==> flow/design.v <==
`timescale 1ns/10ps
module  CED(
  input  clk,
  input  rst,
  input  enable,
  output reg ird,
  input  [7:0] idata,	
  output reg [13:0] iaddr,
  output reg cwr_mag_0,
  output reg [12:0] cdata_mag_wr0,
  output reg crd_mag_0,
  input  [12:0] cdata_mag_rd0,
  output reg [13:0] caddr_mag_0,
  output reg cwr_ang_0,
  output reg [12:0] cdata_ang_wr0,
  output reg crd_ang_0,
  input  [12:0] cdata_ang_rd0,
  output reg [13:0] caddr_ang_0,
  output reg cwr1,
  output reg [12:0] cdata_wr1,
  output reg crd1,
  input  [12:0] cdata_rd1,
  output reg [13:0] caddr_1,
  output reg cwr2,
  output reg [12:0] cdata_wr2,
  output reg [13:0] caddr_2,
  output done
);
  parameter INITIAL = 2'd0;
  parameter LAYER0  = 2'd1;
  parameter LAYER1  = 2'd2;
  parameter LAYER2  = 2'd3;
  parameter READ    = 2'd0;
  parameter EXECUTE = 2'd1;
  parameter WRITE   = 2'd2;
  reg  [2:0]  top_cs;
  reg  [2:0]  top_ns;
  reg  [2:0]  inner_cs;
  reg  [2:0]  inner_ns;
  reg  [13:0] p0_addr;  
  reg  [13:0] p1_addr;  
  reg  [12:0] gx_pixel;
  reg  [12:0] gy_pixel;
  reg  [5:0]  read0_cnt;
  reg  [2:0]  read1_cnt;
  reg  [3:0]  read2_cnt;
  reg  [7:0]  row_cnt;
  reg  [7:0]  column_cnt;
  reg         boundary0;
  wire        boundary;
  reg  [12:0] hys_data;
  wire        read_enable;
  wire        skip_to_write;
  wire        skip_to_write0;
  wire        skip_to_write1;
  wire        skip_to_write2;
  wire layer0_done;
  wire layer1_done;
  wire layer2_done;
  wire read0_done;
  wire read1_done;
  wire read2_done;
  wire read_done;
  assign read0_done = (read0_cnt==6'd41);
  assign read1_done = (read1_cnt==3'd6);
  assign read2_done = (read2_cnt==4'd12);
  assign layer0_done = (top_cs==LAYER0 && row_cnt==8'd126);
  assign layer1_done = (top_cs==LAYER1 && row_cnt==8'd126);
  assign layer2_done = (top_cs==LAYER2 && row_cnt==8'd126);
  assign read_enable = (crd_ang_0||crd_mag_0);
  assign boundary = (boundary0 & column_cnt!=0);
  assign read_done = (read0_done||read1_done||read2_done);
  assign skip_to_write0 = (read2_cnt==3 && hys_data>=13'd100);  
  assign skip_to_write1 = (read2_cnt==3 && hys_data<13'd50);    
  assign skip_to_write2 = (read2_cnt>=4 && read2_cnt<=12 && hys_data>=13'd100);    
  assign skip_to_write  = (skip_to_write0||skip_to_write1||skip_to_write2);
  assign done = layer2_done;
  always @(posedge clk, posedge rst) begin
    if (rst) begin
      top_cs <= INITIAL;
    end else begin
      top_cs <= top_ns;
    end
  end
  always @(*) begin
    top_ns=top_cs;
      case (top_cs)
        INITIAL:
          begin
            if (enable) begin
              top_ns=LAYER0;
            end
          end
        LAYER0:
          begin
            if (layer0_done) begin
              top_ns=LAYER1;
            end
          end
        LAYER1:
          begin
            if (layer1_done) begin
              top_ns=LAYER2;
            end
          end
        LAYER2:
          begin
          end
      endcase
  end
  always @(posedge clk, posedge rst) begin
    if (rst) begin
      inner_cs <= READ;
    end else begin
      inner_cs <= inner_ns;
    end
  end
  always @(*) begin
    inner_ns=inner_cs;
      case (inner_cs)
        READ:
          begin
            if (boundary0||skip_to_write) begin
              inner_ns=WRITE;
            end else if (read_done) begin
              inner_ns=EXECUTE;
            end
          end
        EXECUTE:
          begin
            inner_ns=WRITE;
          end
        WRITE:
          begin
            inner_ns=READ;
            if (boundary||layer1_done) begin
              inner_ns=WRITE;
            end
          end
      endcase
  end
  always @(*) begin
    ird=0;
    cwr_ang_0=0;
    cwr_mag_0=0;
    if (top_cs==LAYER0) begin
      case (inner_cs)
        READ:
          begin
            ird=1;
          end
        EXECUTE:
          begin
            ird=1;
          end
        WRITE:
          begin
            ird=1;
            cwr_ang_0=1;
            cwr_mag_0=1;
          end
      endcase
    end
  end
  always @(*) begin
    cwr1=0;
    crd_ang_0=0;
    crd_mag_0=0;
    if (top_cs==LAYER1) begin
      case (inner_cs)
        READ:
          begin
            crd_ang_0=1;
            crd_mag_0=1;
          end
        EXECUTE:
          begin
          end
        WRITE:
          begin
            cwr1=1;
          end
      endcase
    end
  end
  always @(*) begin
    crd1=0;
    cwr2=0;
    if (top_cs==LAYER2) begin
      case (inner_cs)
        READ:
          begin
            crd1=1;
          end
        EXECUTE:
          begin
          end
        WRITE:
          begin
            cwr2=1;
          end
      endcase
    end
  end
  wire [7:0] column_cnt_up;
  assign column_cnt_up = column_cnt+1;
  always @(posedge clk, posedge rst) begin
    if (rst) begin
      column_cnt <= 0;
    end else begin
      if (layer1_done) begin
        column_cnt <= 0;
      end else if (column_cnt!=8'd125 && inner_cs==WRITE) begin
        column_cnt <= column_cnt_up;
      end else if (column_cnt==8'd125 && inner_cs==WRITE) begin
        column_cnt <= 0;
      end
    end
  end
  wire [7:0] row_cnt_up;
  assign row_cnt_up = row_cnt+1;
  always @(posedge clk, posedge rst) begin
    if (rst) begin
      row_cnt <= 0;
    end else begin
      if (layer0_done||layer1_done) begin
        row_cnt <= 0;
      end else if (column_cnt!=8'd125 && inner_cs==WRITE) begin 
        row_cnt <= row_cnt;
      end else if (column_cnt==8'd125 && inner_cs==WRITE) begin
        row_cnt <= row_cnt_up;
      end
    end
  end
  wire [5:0] read0_cnt_up;
  assign read0_cnt_up = read0_cnt+1;
  always @(posedge clk, posedge rst) begin
    if (rst) begin
      read0_cnt <= 0;
    end else begin
      if (ird && read0_cnt!=6'd41) begin
        read0_cnt <= read0_cnt_up;
      end else if (ird && read0_cnt==6'd41) begin
        read0_cnt <= 0;
      end
    end
  end
  wire [2:0] read1_cnt_up;
  assign read1_cnt_up = read1_cnt+1;
  always @(posedge clk, posedge rst) begin
    if (rst) begin
      read1_cnt <= 0;
    end else begin
      if (read_enable && read1_cnt!=3'd6) begin
        read1_cnt <= read1_cnt_up;
      end else if (read_enable && read1_cnt==3'd6) begin
        read1_cnt <= 0;
      end
    end
  end
  wire [3:0] read2_cnt_up;
  assign read2_cnt_up = read2_cnt+1;
  always @(posedge clk, posedge rst) begin
    if (rst) begin
      read2_cnt <= 0;
    end else begin
      if (skip_to_write) begin
        read2_cnt <= 0;
      end else begin
        if (crd1 && read2_cnt!=4'd12) begin
          read2_cnt <= read2_cnt_up;
        end else if (crd1 && read2_cnt==4'd12) begin
          read2_cnt <= 0;
        end
      end
    end
  end
  wire [13:0] p0_addr_cnt_up; 
  wire [13:0] p0_addr_cnt_up3;
  assign p0_addr_cnt_up  = p0_addr+1;
  assign p0_addr_cnt_up3 = p0_addr+3;
  always @(posedge clk, posedge rst) begin
    if (rst) begin
      p0_addr <= 14'd129;
    end else begin
      if (read0_cnt==6'd8 && column_cnt!=8'd125) begin
        p0_addr <= p0_addr_cnt_up;
      end else if (read0_cnt==6'd8 && column_cnt==8'd125) begin
        p0_addr <= p0_addr_cnt_up3;
      end
    end
  end
  wire [13:0] p1_addr_cnt_up; 
  assign p1_addr_cnt_up  = p1_addr+1;
  always @(posedge clk, posedge rst) begin
    if (rst) begin
      p1_addr <= 14'd126;
    end else begin
      if (layer1_done) begin
        p1_addr <= 14'd126;
      end else if (top_cs>=LAYER1 && inner_cs==WRITE && row_cnt>=8'd1) begin
        p1_addr <= p1_addr_cnt_up;
      end
    end
  end
  wire [13:0] p0_addr1; 
  reg  [14:0] var1;
  assign p0_addr1=p0_addr+var1;  
  always @(*) begin
    var1 = 0;
    case (read0_cnt)
      0:  
        begin
          var1 = -14'd129;
        end
      1:  
        begin
          var1 = -14'd128;
        end
      2:  
        begin
          var1 = -14'd127;
        end
      3:  
        begin
          var1 = -14'd1;
        end
      4:  
        begin
          var1 = 0;
        end
      5:  
        begin
          var1 = 14'd1;
        end
      6:  
        begin
          var1 = 14'd127;
        end
      7:  
        begin
          var1 = 14'd128;
        end
      8:  
        begin
          var1 = 14'd129;
        end
    endcase
  end
  wire [13:0] p1_addr1;
  reg [14:0] var2;
  assign p1_addr1=p1_addr+var2;  
  always @(*) begin
    var2 = 0;
    case (read1_cnt)
      3:
        begin
          if (cdata_ang_rd0==13'd0) begin
            var2 = -14'd1;
          end else if (cdata_ang_rd0==13'd135) begin
            var2 = -14'd127;
          end else if (cdata_ang_rd0==13'd90) begin
            var2 = -14'd126;
          end else begin  
            var2 = -14'd125;
          end
        end
      4:
        begin
          if (cdata_ang_rd0==13'd0) begin
            var2 = 14'd1;
          end else if (cdata_ang_rd0==13'd135) begin
            var2 = 14'd127;
          end else if (cdata_ang_rd0==13'd90) begin
            var2 = 14'd126;
          end else begin  
            var2 = 14'd125;
          end
        end
    endcase
    if (hys_data>=13'd50 && hys_data<13'd100) begin
      case (read2_cnt)
        3: 
          begin
            var2 = -14'd127;
          end
        4: 
          begin
            var2 = -14'd126;
          end
        5: 
          begin
            var2 = -14'd125;
          end
        6: 
          begin
            var2 = -14'd1;
          end
        7: 
          begin
            var2 = 14'd1;
          end
        8: 
          begin
            var2 = 14'd125;
          end
        9: 
          begin
            var2 = 14'd126;
          end
        10: 
          begin
            var2 = 14'd127;
          end
      endcase
    end
  end
  always @(posedge clk, posedge rst) begin
    if (rst) begin
      iaddr<=0;
    end else begin
      if (ird) begin
        case (read0_cnt)
          0:
            begin
              iaddr<=p0_addr1;
            end
          1: 
            begin
              iaddr<=p0_addr1;
            end
          2:
            begin
              iaddr<=p0_addr1;
            end
          3:
            begin
              iaddr<=p0_addr1;
            end
          4:
            begin
              iaddr<=p0_addr1;
            end
          5:
            begin
              iaddr<=p0_addr1;
            end
          6:
            begin
              iaddr<=p0_addr1;
            end
          7:
            begin
              iaddr<=p0_addr1;
            end
          8:
            begin
              iaddr<=p0_addr1;
            end 
        endcase
      end
    end
  end
  reg  [9:0] idata_buffer_x;  
  wire [8:0] idata_mul2;
  assign idata_mul2 = idata<<1;
  always @(posedge clk, posedge rst) begin
    if (rst) begin
      idata_buffer_x <= 0;
    end else begin
      if (layer0_done) begin
        idata_buffer_x <= 0;
      end else if (ird) begin
        case (read0_cnt)
          2:
            begin
              idata_buffer_x <= -idata;
            end
          3:
            begin
              idata_buffer_x <= 0;
            end
          4:
            begin
              idata_buffer_x <= idata;
            end
          5:
            begin
              idata_buffer_x <= -idata_mul2;
            end
          6:
            begin
              idata_buffer_x <= 0;
            end
          7:
            begin
              idata_buffer_x <= idata_mul2;
            end
          8:
            begin
              idata_buffer_x <= -idata;
            end
          9:
            begin
              idata_buffer_x <= 0;
            end 
          10:
            begin
              idata_buffer_x <= idata;
            end 
        endcase
      end
    end
  end
  reg  [9:0] idata_buffer_y;  
  always @(posedge clk, posedge rst) begin
    if (rst) begin
      idata_buffer_y <= 0;
    end else begin
      if (layer0_done) begin
        idata_buffer_y <= 0;
      end else if (ird) begin
        case (read0_cnt)
          2:
            begin
              idata_buffer_y <= -idata;
            end
          3:
            begin
              idata_buffer_y <= -idata_mul2;
            end
          4:
            begin
              idata_buffer_y <= -idata;
            end
          5:
            begin
              idata_buffer_y <= 0;
            end
          6:
            begin
              idata_buffer_y <= 0;
            end
          7:
            begin
              idata_buffer_y <= 0;
            end
          8:
            begin
              idata_buffer_y <= idata;
            end
          9:
            begin
              idata_buffer_y <= idata_mul2;
            end 
          10:
            begin
              idata_buffer_y <= idata;
            end 
        endcase
      end
    end
  end
  wire [12:0] gx_pixel_sum;  
  assign gx_pixel_sum = $signed(gx_pixel)+$signed(idata_buffer_x);
  always @(posedge clk, posedge rst) begin
    if (rst) begin
      gx_pixel <= 0;
    end else begin
      if (read0_cnt>=6'd3) begin
        gx_pixel <= gx_pixel_sum;
      end else begin
        gx_pixel <= 0;
      end
    end
  end
  wire [12:0] gy_pixel_sum;  
  assign gy_pixel_sum = $signed(gy_pixel)+$signed(idata_buffer_y);
  always @(posedge clk, posedge rst) begin
    if (rst) begin
      gy_pixel <= 0;
    end else begin
      if (read0_cnt>=6'd3) begin
        gy_pixel <= gy_pixel_sum;
      end else begin
        gy_pixel <= 0;
      end
    end
  end
  reg  [12:0] mag0;
  wire [12:0] absolute_gx;
  wire [12:0] absolute_gy;
  wire [12:0] absolute_sum;
  assign absolute_gx = (gx_pixel_sum[12]==1)?(~gx_pixel_sum)+1:gx_pixel_sum; 
  assign absolute_gy = (gy_pixel_sum[12]==1)?(~gy_pixel_sum)+1:gy_pixel_sum; 
  assign absolute_sum = absolute_gx + absolute_gy;
  always @(posedge clk, posedge rst) begin
    if (rst) begin
      mag0 <= 0;
    end else begin
      mag0 <= absolute_sum;
    end
  end
  always @(posedge clk, posedge rst) begin
    if (rst) begin
      cdata_mag_wr0 <= 0;
    end else begin
      if (read0_cnt==12) begin
        cdata_mag_wr0 <= mag0;
      end
    end
  end
  wire [13:0] caddr_mag_0_cnt_up;
  assign caddr_mag_0_cnt_up = caddr_mag_0+1;
  always @(posedge clk, posedge rst) begin
    if (rst) begin
      caddr_mag_0 <= 0;
    end else begin
      if (cwr_mag_0) begin
        caddr_mag_0 <= caddr_mag_0_cnt_up;
      end else if (crd_mag_0) begin
        caddr_mag_0 <= p1_addr1;
      end
    end
  end
  wire [28:0] gy_pixel_sum_shf16 = gy_pixel_sum<<16;
  wire [28:0] div_out;
  divider2 div(
    .clk(clk),
    .rst(rst),
    .dividend(gy_pixel_sum_shf16),
    .divisor(gx_pixel_sum),
    .read0_cnt(read0_cnt),
    .out(div_out)
  );
  reg  [28:0] temp_result;
  always @(posedge clk, posedge rst) begin
    if (rst) begin
      temp_result <= 0;
    end else begin
      if (read0_cnt==6'd41) begin
        temp_result <= div_out;
      end
    end
  end
  reg ang_is_0;
  reg ang_is_90;
  always @(posedge clk, posedge rst) begin
    if (rst) begin
      ang_is_0 <= 0;
    end else begin
      if (read0_cnt==11) begin
        if (gy_pixel_sum==0 && gx_pixel_sum==0) begin
          ang_is_0 <= 1;
        end else begin
          ang_is_0 <= 0;
        end
      end
    end
  end
  always @(posedge clk, posedge rst) begin
    if (rst) begin
      ang_is_90 <= 0;
    end else begin
      if (read0_cnt==11) begin
        if (gy_pixel_sum!=0 && gx_pixel_sum==0) begin
          ang_is_90 <= 1;
        end else begin
          ang_is_90 <= 0;
        end
      end
    end
  end
  reg  [12:0] ang;
  always @(posedge clk, posedge rst) begin
    if (rst) begin
      ang <= 13'd0;
    end else begin
      if (ang_is_0) begin
        ang <= 13'd0;
      end else if (ang_is_90) begin
        ang <= 13'd90;
      end else begin
        if ($signed(temp_result)<$signed(29'h00006A09)&&$signed(temp_result)>$signed(29'h1FFF95F7)) begin
          ang <= 13'd0;
        end else if ($signed(temp_result)>$signed(29'h00006A09)&&$signed(temp_result)<$signed(29'h00026A09)) begin
          ang <= 13'd45;
        end else if ($signed(temp_result)>$signed(29'h00026A09)||$signed(temp_result)<$signed(29'h1FFD95F7)) begin
          ang <= 13'd90;
        end else if ($signed(temp_result)<$signed(29'h1FFF95F7)&&$signed(temp_result)>$signed(29'h1FFD95F7)) begin
          ang <= 13'd135;
        end
      end
    end
  end
  always @(*) begin
    cdata_ang_wr0 = ang;
  end
  wire [13:0] caddr_ang_0_cnt_up;
  assign caddr_ang_0_cnt_up = caddr_ang_0+1;
  always @(posedge clk, posedge rst) begin
    if (rst) begin
      caddr_ang_0 <= 0;
    end else begin
      if (cwr_ang_0) begin
        caddr_ang_0 <= caddr_ang_0_cnt_up;
      end else if (crd_ang_0) begin
        caddr_ang_0 <= p1_addr;
      end
    end
  end
  reg [12:0] mag1_0;
  reg [12:0] mag1_1;
  reg [12:0] mag1_2;
  always @(posedge clk, posedge rst) begin
    if (rst) begin
      mag1_0 <= 0;
    end else begin
      if (read1_cnt==3'd4) begin
        mag1_0 <= cdata_mag_rd0;
      end
    end
  end
  always @(posedge clk, posedge rst) begin
    if (rst) begin
      mag1_1 <= 0;
    end else begin
      if (read1_cnt==3'd5) begin
        mag1_1 <= cdata_mag_rd0;
      end
    end
  end
  always @(posedge clk, posedge rst) begin
    if (rst) begin
      mag1_2 <= 0;
    end else begin
      if (read1_cnt==3'd6) begin
        mag1_2 <= cdata_mag_rd0;
      end
    end
  end
  always @(*) begin
    boundary0 = 0;
    if (top_cs>=LAYER1) begin
      if (row_cnt==0||row_cnt==8'd125||column_cnt==0||column_cnt==8'd125) begin
        boundary0 = 1;
      end
    end
  end
  always @(*) begin
    cdata_wr1 = 0;
    if (boundary0) begin
      cdata_wr1 = 0;
    end else begin
      if (mag1_0>=mag1_1 && mag1_0>=mag1_2) begin
        cdata_wr1 = mag1_0;
      end
    end
  end
  wire [13:0] caddr_1_cnt_up;
  assign caddr_1_cnt_up = caddr_1+1;
  always @(posedge clk, posedge rst) begin
    if (rst) begin
      caddr_1 <= 0;
    end else begin
      if (cwr1) begin
        caddr_1 <= caddr_1_cnt_up;
      end else if (crd1) begin
        caddr_1 <= p1_addr1;
      end 
    end
  end
  always @(posedge clk, posedge rst) begin
    if (rst) begin
      hys_data <= 0;
    end else begin
      if (read2_cnt>=3'd2) begin
        if (cdata_rd1>=hys_data) begin
          hys_data <= cdata_rd1;
        end
      end else if (read2_cnt==3'd1) begin
        hys_data <= 0;
      end
    end
  end
  always @(*) begin
    cdata_wr2 = 0;
    if (boundary0) begin
      cdata_wr2 = 0;
    end else begin
      if (hys_data>=13'd100) begin
        cdata_wr2 = 13'd255;
      end else if (hys_data<13'd50) begin
        cdata_wr2 = 0;
      end 
    end
  end
  wire [13:0] caddr_2_cnt_up;
  assign caddr_2_cnt_up = caddr_2+1;
  always @(posedge clk, posedge rst) begin
    if (rst) begin
      caddr_2 <= 0;
    end else begin
      if (cwr2) begin
        caddr_2 <= caddr_2_cnt_up;
      end
    end
  end
endmodule
module divider2 (
  input                clk,
  input                rst,
  input      [28:0]    dividend,   
  input      [12:0]    divisor,    
  input      [5:0]     read0_cnt,
  output reg [28:0]    out
);
  parameter S0  = 0;
  parameter S1  = 1;
  parameter S2  = 2;
  parameter S3  = 3;
  parameter S4  = 4;
  parameter S5  = 5;
  parameter S6  = 6;
  parameter S7  = 7;
  parameter S8  = 8;
  parameter S9  = 9;
  parameter S10 = 10;
  parameter S11 = 11;
  parameter S12 = 12;
  parameter S13 = 13;
  parameter S14 = 14;
  parameter S15 = 15;
  parameter S16 = 16;
  parameter S17 = 17;
  parameter S18 = 18;
  parameter S19 = 19;
  parameter S20 = 20;
  parameter S21 = 21;
  parameter S22 = 22;
  parameter S23 = 23;
  parameter S24 = 24;
  parameter S25 = 25;
  parameter S26 = 26;
  parameter S27 = 27;
  parameter S28 = 28;
  reg [4:0]  div_cs;
  reg [4:0]  div_ns;
  reg        sign;
  reg [28:0] udividend;  
  reg [12:0] udivisor;   
  reg [13:0] udividend_reg;
  reg [28:0] merchant;
  reg [12:0] remainder;
  always @(posedge clk, posedge rst) begin
    if (rst) begin
      div_cs <= S0;
    end else begin
      if (read0_cnt>=12 && read0_cnt<41) begin
        div_cs <= div_ns;
      end else begin
        div_cs <= S0;
      end
    end
  end
  always @(*) begin
    div_ns = div_cs;
    case (div_cs)
      S0:
        begin
          div_ns = S1;
        end
      S1:
        begin
          div_ns = S2;
        end
      S2:
        begin
          div_ns = S3;
        end
      S3:
        begin
          div_ns = S4;
        end
      S4:
        begin
          div_ns = S5;
        end
      S5:
        begin
          div_ns = S6;
        end
      S6:
        begin
          div_ns = S7;
        end
      S7:
        begin
          div_ns = S8;
        end
      S8:
        begin
          div_ns = S9;
        end
      S9:
        begin
          div_ns = S10;
        end
      S10:
        begin
          div_ns = S11;
        end
      S11:
        begin
          div_ns = S12;
        end
      S12:
        begin
          div_ns = S13;
        end
      S13:
        begin
          div_ns = S14;
        end
      S14:
        begin
          div_ns = S15;
        end
      S15:
        begin
          div_ns = S16;
        end
      S16:
        begin
          div_ns = S17;
        end
      S17:
        begin
          div_ns = S18;
        end
      S18:
        begin
          div_ns = S19;
        end
      S19:
        begin
          div_ns = S20;
        end
      S20:
        begin
          div_ns = S21;
        end
      S21:
        begin
          div_ns = S22;
        end
      S22:
        begin
          div_ns = S23;
        end
      S23:
        begin
          div_ns = S24;
        end
      S24:
        begin
          div_ns = S25;
        end
      S25:
        begin
          div_ns = S26;
        end
      S26:
        begin
          div_ns = S27;
        end
      S27:
        begin
          div_ns = S28;
        end
      S28:
        begin
          div_ns = S0;
        end
    endcase
  end
  reg [28:0] udividend0;
  reg [12:0] udivisor0;
  always @(*) begin
    udividend0 = (dividend[28]==1) ? ~(dividend)+1 : dividend;
    udivisor0 = (divisor[12]==1)  ? ~(divisor)+1  : divisor;  
  end
  always @(posedge clk, posedge rst) begin
    if (rst) begin
      udividend <= 0;
      udivisor  <= 0;
    end else begin
      if (read0_cnt==11) begin
        udividend <= udividend0;
        udivisor  <= udivisor0;
      end
    end
  end
  always @(*) begin
    udividend_reg = 0;
    case (div_cs)
      S0:
        begin
          udividend_reg = udividend[28];
        end
      S1:
        begin
          udividend_reg = {remainder, udividend[27]};
        end
      S2:
        begin
          udividend_reg = {remainder, udividend[26]};
        end
      S3:
        begin
          udividend_reg = {remainder, udividend[25]};
        end
      S4:
        begin
          udividend_reg = {remainder, udividend[24]};
        end
      S5:
        begin
          udividend_reg = {remainder, udividend[23]};
        end
      S6:
        begin
          udividend_reg = {remainder, udividend[22]};
        end
      S7:
        begin
          udividend_reg = {remainder, udividend[21]};
        end
      S8:
        begin
          udividend_reg = {remainder, udividend[20]};
        end
      S9:
        begin
          udividend_reg = {remainder, udividend[19]};
        end
      S10:
        begin
          udividend_reg = {remainder, udividend[18]};
        end
      S11:
        begin
          udividend_reg = {remainder, udividend[17]};
        end
      S12:
        begin
          udividend_reg = {remainder, udividend[16]};
        end
      S13:
        begin
          udividend_reg = {remainder, udividend[15]};
        end
      S14:
        begin
          udividend_reg = {remainder, udividend[14]};
        end
      S15:
        begin
          udividend_reg = {remainder, udividend[13]};
        end
      S16:
        begin
          udividend_reg = {remainder, udividend[12]};
        end
      S17:
        begin
          udividend_reg = {remainder, udividend[11]};
        end
      S18:
        begin
          udividend_reg = {remainder, udividend[10]};
        end
      S19:
        begin
          udividend_reg = {remainder, udividend[9]};
        end
      S20:
        begin
          udividend_reg = {remainder, udividend[8]};
        end
      S21:
        begin
          udividend_reg = {remainder, udividend[7]};
        end
      S22:
        begin
          udividend_reg = {remainder, udividend[6]};
        end
      S23:
        begin
          udividend_reg = {remainder, udividend[5]};
        end
      S24:
        begin
          udividend_reg = {remainder, udividend[4]};
        end
      S25:
        begin
          udividend_reg = {remainder, udividend[3]};
        end
      S26:
        begin
          udividend_reg = {remainder, udividend[2]};
        end
      S27:
        begin
          udividend_reg = {remainder, udividend[1]};
        end
      S28:
        begin
          udividend_reg = {remainder, udividend[0]};
        end
    endcase
  end
  wire [28:0] merchant_shf;
  wire [28:0] merchant_shf_up;
  assign merchant_shf = (merchant<<1);
  assign merchant_shf_up = (merchant<<1)+1;
  always @(posedge clk, posedge rst) begin
    if (rst) begin
      merchant <= 0;
    end else begin
      if (read0_cnt==41) begin
        merchant <= 0;
      end else begin
        if (udividend_reg>=udivisor && read0_cnt>=12) begin
          merchant <= merchant_shf_up;   
        end else begin
          merchant <= merchant_shf;      
        end
      end
    end
  end
  wire [12:0] remainder0;
  assign remainder0 = udividend_reg-udivisor;
  always @(posedge clk, posedge rst) begin
    if (rst) begin
      remainder <= 0;
    end else begin
      remainder <= udividend_reg;
      if (udividend_reg>=udivisor) begin
        remainder <= remainder0;  
      end
    end
  end
  wire sign_bit = dividend[28]^divisor[12];
  always @(posedge clk, posedge rst) begin
    if (rst) begin
      sign <= 0;
    end else begin
      if (read0_cnt==11) begin
        sign <= sign_bit;
      end
    end
  end
  always @(*) begin
    out = (sign==1) ? (~merchant)+1 : merchant;
  end
endmodule
# --- Tool chain data of CED ---
# What the tools print for CED, step after step.
# Line numbers count from 1 in the design file above.
# Operators carry their Yosys type and port widths (W data, S select, Z words).
# Cell names lack the library's common part.
design:
  top: "CED"
  clk_port: "clk"
  library: "sky130hd"
  lib_corner: "tt_025C_1v80"

# --- Elaborated design ---
# Yosys after proc, flatten, opt, wreduce and memory -nomap, before mapping. Memory bits, and registers merged into a memory's read port (data or address), are not among the register bits. Print and check cells are not counted.
# Yosys's memory passes give these memory sizes; they may raise the number of words (mostly to a power of two), join words into wider ones and drop unused or constant bits.
word_totals:
  mem_bits_ro: 240
  word_cells: 336
  mem_count: 1
  register_bits: 391
  in_bits: 50
  out_inout_bits: 131
memory_table:
  columns: ["name", "words", "word_bits", "read_ports", "write_ports", "line", "rtl"]
  rows:
  - ["(name not given)", 16, 15, 1, 0, 311, "case (read0_cnt)"]
op_classes:
  add_sub_neg: 25
  n_reduce_logical: 82
  mux: 85
  n_eq: 79
  n_logic: 6
  compare: 24
ops:
  columns: ["op", "count"]
  rows:
  - ["$pmux W14 S29", 1]
  - ["$mux W13", 16]
  - ["$mux W14", 12]
  - ["$pmux W5 S29", 1]
  - ["$mux W29", 4]
  - ["$pmux W14 S8", 1]
  - ["$pmux W10 S5", 2]
  - ["$add A29 B1 Y29 const B", 3]
  - ["$add A14 B1 Y14 const B", 6]
  - ["$eq A5 B5 Y1 const B", 13]
  - ["$mux W8", 8]
  - ["$gt A29 B16 Y1 const B", 2]
  - ["$lt A29 B16 Y1 const B", 2]
  - ["$gt A29 B19 Y1 const B", 2]
  - ["$lt A29 B19 Y1 const B", 2]
  - ["$not A29 Y29", 2]
  - ["$eq A5 B4 Y1 const B", 8]
  - ["$mux W10", 4]
  - ["$ge A13 B13 Y1", 3]
  - ["$logic_not A13 Y1", 3]
  - ["$ne A30 B30 Y1 const B", 1]
  - ["$eq A6 B4 Y1 const B", 5]
  - ["$logic_and A1 B1 Y1", 28]
  - ["$add A14 B14 Y14", 2]
  - ["$pmux W14 S2", 1]
  - ["$add A13 B1 Y13 const B", 2]
  - ["$add A13 B10 Y13", 2]
  - ["$not A13 Y13", 2]
# Other operator kinds: 71; their cells: 163.

# --- Logic depth ---
# Yosys ltp: most cells in a row. Word level: on the elaborated netlist, between registers, memories and ports. Mapped: between sequential cells and ports; inverters and the memories' decode and read muxes count.
depth:
  word_depth: 10
  abc_area: 0
  ltp_mapped: 23
  mapped_depth_nobuf: 22

# --- After synthesis ---
# Yosys stat after the flow's synthesis: flattened, memories mapped to cells. It holds for the ABC_AREA given above (unset counts as 0); a run with the other value may have another netlist.
types:
  columns: ["cell", "count", "type_area_um2"]
  rows:
  - ["dfrtp_1", 382, 9.56E+03]
  - ["ha_1", 145, 1814.24]
  - ["mux2_2", 90, 1.01E+03]
  - ["o21ai_0", 168, 840.806]
  - ["a21oi_1", 159, 795.763]
  - ["xnor2_1", 89, 779.498]
  - ["nand2_1", 188, 705.677]
  - ["nor2_1", 182, 683.155]
  - ["xor2_1", 76, 665.638]
  - ["and2_1", 91, 569.296]
  - ["inv_1", 132, 495.475]
  - ["nand3_1", 75, 375.36]
  - ["dfstp_2", 11, 289.027]
  - ["nor3_1", 52, 260.25]
  - ["clkbuf_1", 64, 240.23]
  - ["a21o_1", 27, 202.694]
  - ["nand4_1", 29, 181.424]
  - ["and3_1", 28, 175.168]
# Not listed: further types 65, cells in them 364.
mapped:
  ff_cells: 393
  n_buf: 96
  area_um2: 22501.6
  cell_count: 2352
  sequential_area_um2: 9848.2
# The figures by module come from a second, unflattened synthesis with its own total; it is not the netlist above.
unflattened:
  cells_unflattened: 2532
  hier_area_um2: 24161.9
# Rows give one instance, submodules left out.
modules:
  columns: ["mod", "area_um2", "n_inst", "n_cells", "mod_seq_area_um2"]
  rows:
  - ["CED", 18004.8, 1, 1909, 7394.6]
  - ["divider2", 6157.2, 1, 623, 2854.0]

# --- Worst setup path after synthesis ---
# Path of least setup slack by OpenSTA after synthesis, without wires, with an ideal clock, recovery checks aside; 20% of the period is set as input and as output delay. Where synthesis merged equal registers, the netlist keeps one of their names.
synth_path:
  path_type: "register -> register"
  start: "register idata_buffer_y[0]"
  end: "register mag0[12]"
  path_buffers: 1
  path_stages: 23
  path_delay_ns: 4.613
  arrival_time_ns: 4.483
  setup_time_ns: 0.130
  slack_ns: 0.387
  launch_ns: 0.000
  clock_period_ns: 5.0
  t_required_ns: 4.870
  period_less_setup_slack_ns: 4.613
# "path_delay_ns" is the arrival time less input delay plus setup time.
# "path_stages" counts driving pins, that of a launching flip-flop among them; a cell with two outputs on the path counts twice.
# "period_less_setup_slack_ns" is the clock period less the worst setup slack; recovery checks do not enter. This is arithmetic on one report: input and output delays are still those of the set period (20% each).
# Between the ends stands the longest chain of elaborated cells between them, by number of cells; it is not shown to be the way that was timed. Of several equally long chains one is given.
# Each line given opens the expression or statement behind the cell; cells for indexed reads and writes are added by Yosys, which also makes memories of some case tables.
# A register here has more assigning lines than the two given.
synth_between:
  cell_sequence: "dfrtp_1 > ha_1 > inv_1 > fa_1 > nand2b_1 > a21oi_1 > nor4b_1 > nor3b_1 > a221oi_2 > xnor2_1 > clkbuf_1 > mux2i_1 > fa_1 > a21o_1 > a21oi_1 > o21bai_1 > a21oi_1 > o21bai_1 > a21oi_1 > nor2b_1 > a221oi_2 > o31ai_1 > xnor2_1"
  elab_chain_cells: 5
  cone_cells: 5
  lines_between: 3
  cone_classes: "3 x add/sub; 1 x mux; 1 x logic"
synth_lines:
  columns: ["element", "line", "rtl"]
  rows:
  - ["start, declared", 515, "reg  [9:0] idata_buffer_y;"]
  - ["start, assigned", 526, "idata_buffer_y <= -idata;"]
  - ["start, assigned", 530, "idata_buffer_y <= -idata_mul2;"]
  - ["$add A13 B10 Y13", 578, "assign gy_pixel_sum = $signed(gy_pixel)+$signed(idata_buffer_y);"]
  - ["$not A13 Y13", 595, "assign absolute_gy = (gy_pixel_sum[12]==1)?(~gy_pixel_sum)+1:gy_pixel_sum;"]
  - ["$add A13 B1 Y13", 595, null]
  - ["$mux W13", 595, null]
  - ["$add A13 B13 Y13", 596, "assign absolute_sum = absolute_gx + absolute_gy;"]
  - ["end, assigned", 599, "mag0 <= 0;"]
  - ["end, assigned", 601, "mag0 <= absolute_sum;"]
  - ["end, declared", 590, "reg  [12:0] mag0;"]
# Some nets on the timed path still bear RTL names; the line given drives or declares the net.
synth_nets:
  columns: ["net", "line"]
  rows:
  - ["absolute_gy[1]", 595]

# --- Worst path after layout ---
# Path of least setup slack in the final report of run 1 (OpenROAD, finished layout, wires in). Where an end is a register, its clock arrival counts in the times.
layout_path:
  path_type: "register -> register"
  start: "register idata_buffer_y[0]"
  end: "register mag0[12]"
  slack_ns: 0.74
  arrival_time_ns: 6.29
  path_stages: 24
  path_buffers: 1
  launch_ns: 0.57
  setup_time_ns: 0.11
  clock_period_ns: 6.57
  t_required_ns: 7.03
# Between the ends stands the longest chain of elaborated cells between them, by number of cells; it is not shown to be the way that was timed. Of several equally long chains one is given.
# A register here has more assigning lines than the two given.
layout_between:
  cell_sequence: "dfrtp_1 > ha_1 > inv_1 > fa_1 > nand2b_1 > a21oi_1 > nor4b_1 > nor3b_1 > a221oi_2 > xnor2_1 > clkbuf_1 > nor2_1 > xnor2_1 > ha_1 > a21o_1 > a21oi_1 > o21bai_1 > a21oi_1 > o21bai_1 > a21oi_1 > nor2b_1 > a221oi_2 > o31ai_1 > xnor2_1"
  elab_chain_cells: 5
  cone_cells: 5
  lines_between: 3
  cone_classes: "3 x add/sub; 1 x mux; 1 x logic"
layout_lines:
  columns: ["element", "line", "rtl"]
  rows:
  - ["start, declared", 515, "reg  [9:0] idata_buffer_y;"]
  - ["start, assigned", 526, "idata_buffer_y <= -idata;"]
  - ["start, assigned", 530, "idata_buffer_y <= -idata_mul2;"]
  - ["$add A13 B10 Y13", 578, "assign gy_pixel_sum = $signed(gy_pixel)+$signed(idata_buffer_y);"]
  - ["$not A13 Y13", 595, "assign absolute_gy = (gy_pixel_sum[12]==1)?(~gy_pixel_sum)+1:gy_pixel_sum;"]
  - ["$add A13 B1 Y13", 595, null]
  - ["$mux W13", 595, null]
  - ["$add A13 B13 Y13", 596, "assign absolute_sum = absolute_gx + absolute_gy;"]
  - ["end, assigned", 599, "mag0 <= 0;"]
  - ["end, assigned", 601, "mag0 <= absolute_sum;"]
  - ["end, declared", 590, "reg  [12:0] mag0;"]
# Some nets on the timed path still bear RTL names; the line given drives or declares the net.
layout_nets:
  columns: ["net", "line"]
  rows:
  - ["absolute_gy[2]", 595]

Wiki page: CED / flow data

Design CED on sky130hd. What follows are 4 stored runs of the flow, each under its own settings; their order means nothing. The constraints put input and output delay at 20% of the set period each and load the outputs with 0.01 pF.
"achieved_period_ns" means the clock period less the worst setup slack. The figure is calculated, with input and output delays left at 20% of the set period.
"critical_path_time_ns" is the time allowed to the run's worst setup path (the clock period less input and output delay, where it has them) less its slack. Clock arrival times count: a late capture clock shortens it, a late launch clock lengthens it.
By "totalPower_uw" is meant OpenSTA's value without simulated activity: inputs other than the clock are taken to toggle once in ten clock periods, and the tool carries that through the logic.

--- run 1 ---
==> flow/run.sh <==
#!/bin/bash
# the make line also repeats the synthesis and layout settings of config.mk as NAME=value (left out here)
make -C /OpenROAD-flow-scripts/flow DESIGN_CONFIG=/design/flow/config.mk WORK_HOME=/design/flow/orfs CLKGATE_MAP_FILE= finish
==> flow/config.mk <==
export PLATFORM = sky130hd
export DESIGN_NAME = CED
export DESIGN_NICKNAME = CED
export VERILOG_FILES = /design/flow/design.v
export SDC_FILE = /design/flow/constraint.sdc
export NUM_CORES = 4
export LEC_CHECK = 0
export CAP_MARGIN = 20
export CORE_ASPECT_RATIO = 1.19
export CORE_MARGIN = 2
export CORE_UTILIZATION = 35
export CTS_CLUSTER_DIAMETER = 382
export CTS_CLUSTER_SIZE = 10
export GPL_TIMING_DRIVEN = 0
export MAX_ROUTING_LAYER = met4
export PLACE_DENSITY_LB_ADDON = 0.05
export SETUP_SLACK_MARGIN = 0.22
export SLEW_MARGIN = 20
==> flow/constraint.sdc <==
create_clock -name core_clock -period 6.57 [get_ports {clk}]
set_input_delay 1.3140 -clock core_clock [delete_from_list [all_inputs] [get_ports {clk}]]
set_output_delay 1.3140 -clock core_clock [all_outputs]
set_load 0.01 [all_outputs]

==> results, as YAML <==
results:
  total_negative_slack_ns: 0.000
  totalPower_uw: 4967
  die_footprint_um2: 66342.5
  setup_worst_slack_ns: 0.741
  achieved_period_ns: 5.829
  fin_hold_ws_ns: 0.474
  post_synth_area_um2: 22501.6
  critical_path_time_ns: 5.83
  worstPathKind: "register -> register"
  fin_util_frac: 0.421
  final_stdcell_area_um2: 26810.7

--- run 2 ---
==> flow/run.sh <==
#!/bin/bash
# the make line also repeats the synthesis and layout settings of config.mk as NAME=value (left out here)
make -C /OpenROAD-flow-scripts/flow DESIGN_CONFIG=/design/flow/config.mk WORK_HOME=/design/flow/orfs CLKGATE_MAP_FILE= finish
==> flow/config.mk <==
export PLATFORM = sky130hd
export DESIGN_NAME = CED
export DESIGN_NICKNAME = CED
export VERILOG_FILES = /design/flow/design.v
export SDC_FILE = /design/flow/constraint.sdc
export NUM_CORES = 4
export LEC_CHECK = 0
export CAP_MARGIN = 20
export CELL_PAD_IN_SITES_DETAIL_PLACEMENT = 2
export CORE_MARGIN = 2
export CORE_UTILIZATION = 40
export GPL_TIMING_DRIVEN = 0
export HOLD_SLACK_MARGIN = 0.17
export MIN_ROUTING_LAYER = met2
export SLEW_MARGIN = 20
==> flow/constraint.sdc <==
create_clock -name core_clock -period 2.89 [get_ports {clk}]
set_input_delay 0.5780 -clock core_clock [delete_from_list [all_inputs] [get_ports {clk}]]
set_output_delay 0.5780 -clock core_clock [all_outputs]
set_load 0.01 [all_outputs]

==> results, as YAML <==
outcome: "unfinished; error GRT-0116 in routing"

--- run 3 ---
==> flow/run.sh <==
#!/bin/bash
# the make line also repeats the synthesis and layout settings of config.mk as NAME=value (left out here)
make -C /OpenROAD-flow-scripts/flow DESIGN_CONFIG=/design/flow/config.mk WORK_HOME=/design/flow/orfs CLKGATE_MAP_FILE= finish
==> flow/config.mk <==
export PLATFORM = sky130hd
export DESIGN_NAME = CED
export DESIGN_NICKNAME = CED
export VERILOG_FILES = /design/flow/design.v
export SDC_FILE = /design/flow/constraint.sdc
export NUM_CORES = 4
export LEC_CHECK = 0
export CAP_MARGIN = 10
export CELL_PAD_IN_SITES_DETAIL_PLACEMENT = 0
export CELL_PAD_IN_SITES_GLOBAL_PLACEMENT = 3
export CORE_ASPECT_RATIO = 1.51
export CORE_MARGIN = 9
export CORE_UTILIZATION = 62
export GPL_ROUTABILITY_DRIVEN = 1
export GPL_TIMING_DRIVEN = 0
export MAX_ROUTING_LAYER = met4
export MIN_ROUTING_LAYER = met2
export PLACE_DENSITY_LB_ADDON = 0.19
export SETUP_SLACK_MARGIN = 1.14
export SLEW_MARGIN = 5
export TNS_END_PERCENT = 10
==> flow/constraint.sdc <==
create_clock -name core_clock -period 4.62 [get_ports {clk}]
set_input_delay 0.9240 -clock core_clock [delete_from_list [all_inputs] [get_ports {clk}]]
set_output_delay 0.9240 -clock core_clock [all_outputs]
set_load 0.01 [all_outputs]

==> results, as YAML <==
outcome: "unfinished; error FLW-0024 in placement"

--- run 4 ---
==> flow/run.sh <==
#!/bin/bash
# the make line also repeats the synthesis and layout settings of config.mk as NAME=value (left out here)
make -C /OpenROAD-flow-scripts/flow DESIGN_CONFIG=/design/flow/config.mk WORK_HOME=/design/flow/orfs CLKGATE_MAP_FILE= finish
==> flow/config.mk <==
export PLATFORM = sky130hd
export DESIGN_NAME = CED
export DESIGN_NICKNAME = CED
export VERILOG_FILES = /design/flow/design.v
export SDC_FILE = /design/flow/constraint.sdc
export NUM_CORES = 4
export LEC_CHECK = 0
export CAP_MARGIN = 20
export CELL_PAD_IN_SITES_DETAIL_PLACEMENT = 2
export CORE_ASPECT_RATIO = 0.68
export CORE_MARGIN = 2
export CORE_UTILIZATION = 44
export GPL_TIMING_DRIVEN = 0
export MAX_ROUTING_LAYER = met4
export MIN_ROUTING_LAYER = met2
export SLEW_MARGIN = 40
export TNS_END_PERCENT = 60
==> flow/constraint.sdc <==
create_clock -name core_clock -period 8.08 [get_ports {clk}]
set_input_delay 1.6160 -clock core_clock [delete_from_list [all_inputs] [get_ports {clk}]]
set_output_delay 1.6160 -clock core_clock [all_outputs]
set_load 0.01 [all_outputs]

==> results, as YAML <==
outcome: "unfinished; error GRT-0232 in routing"
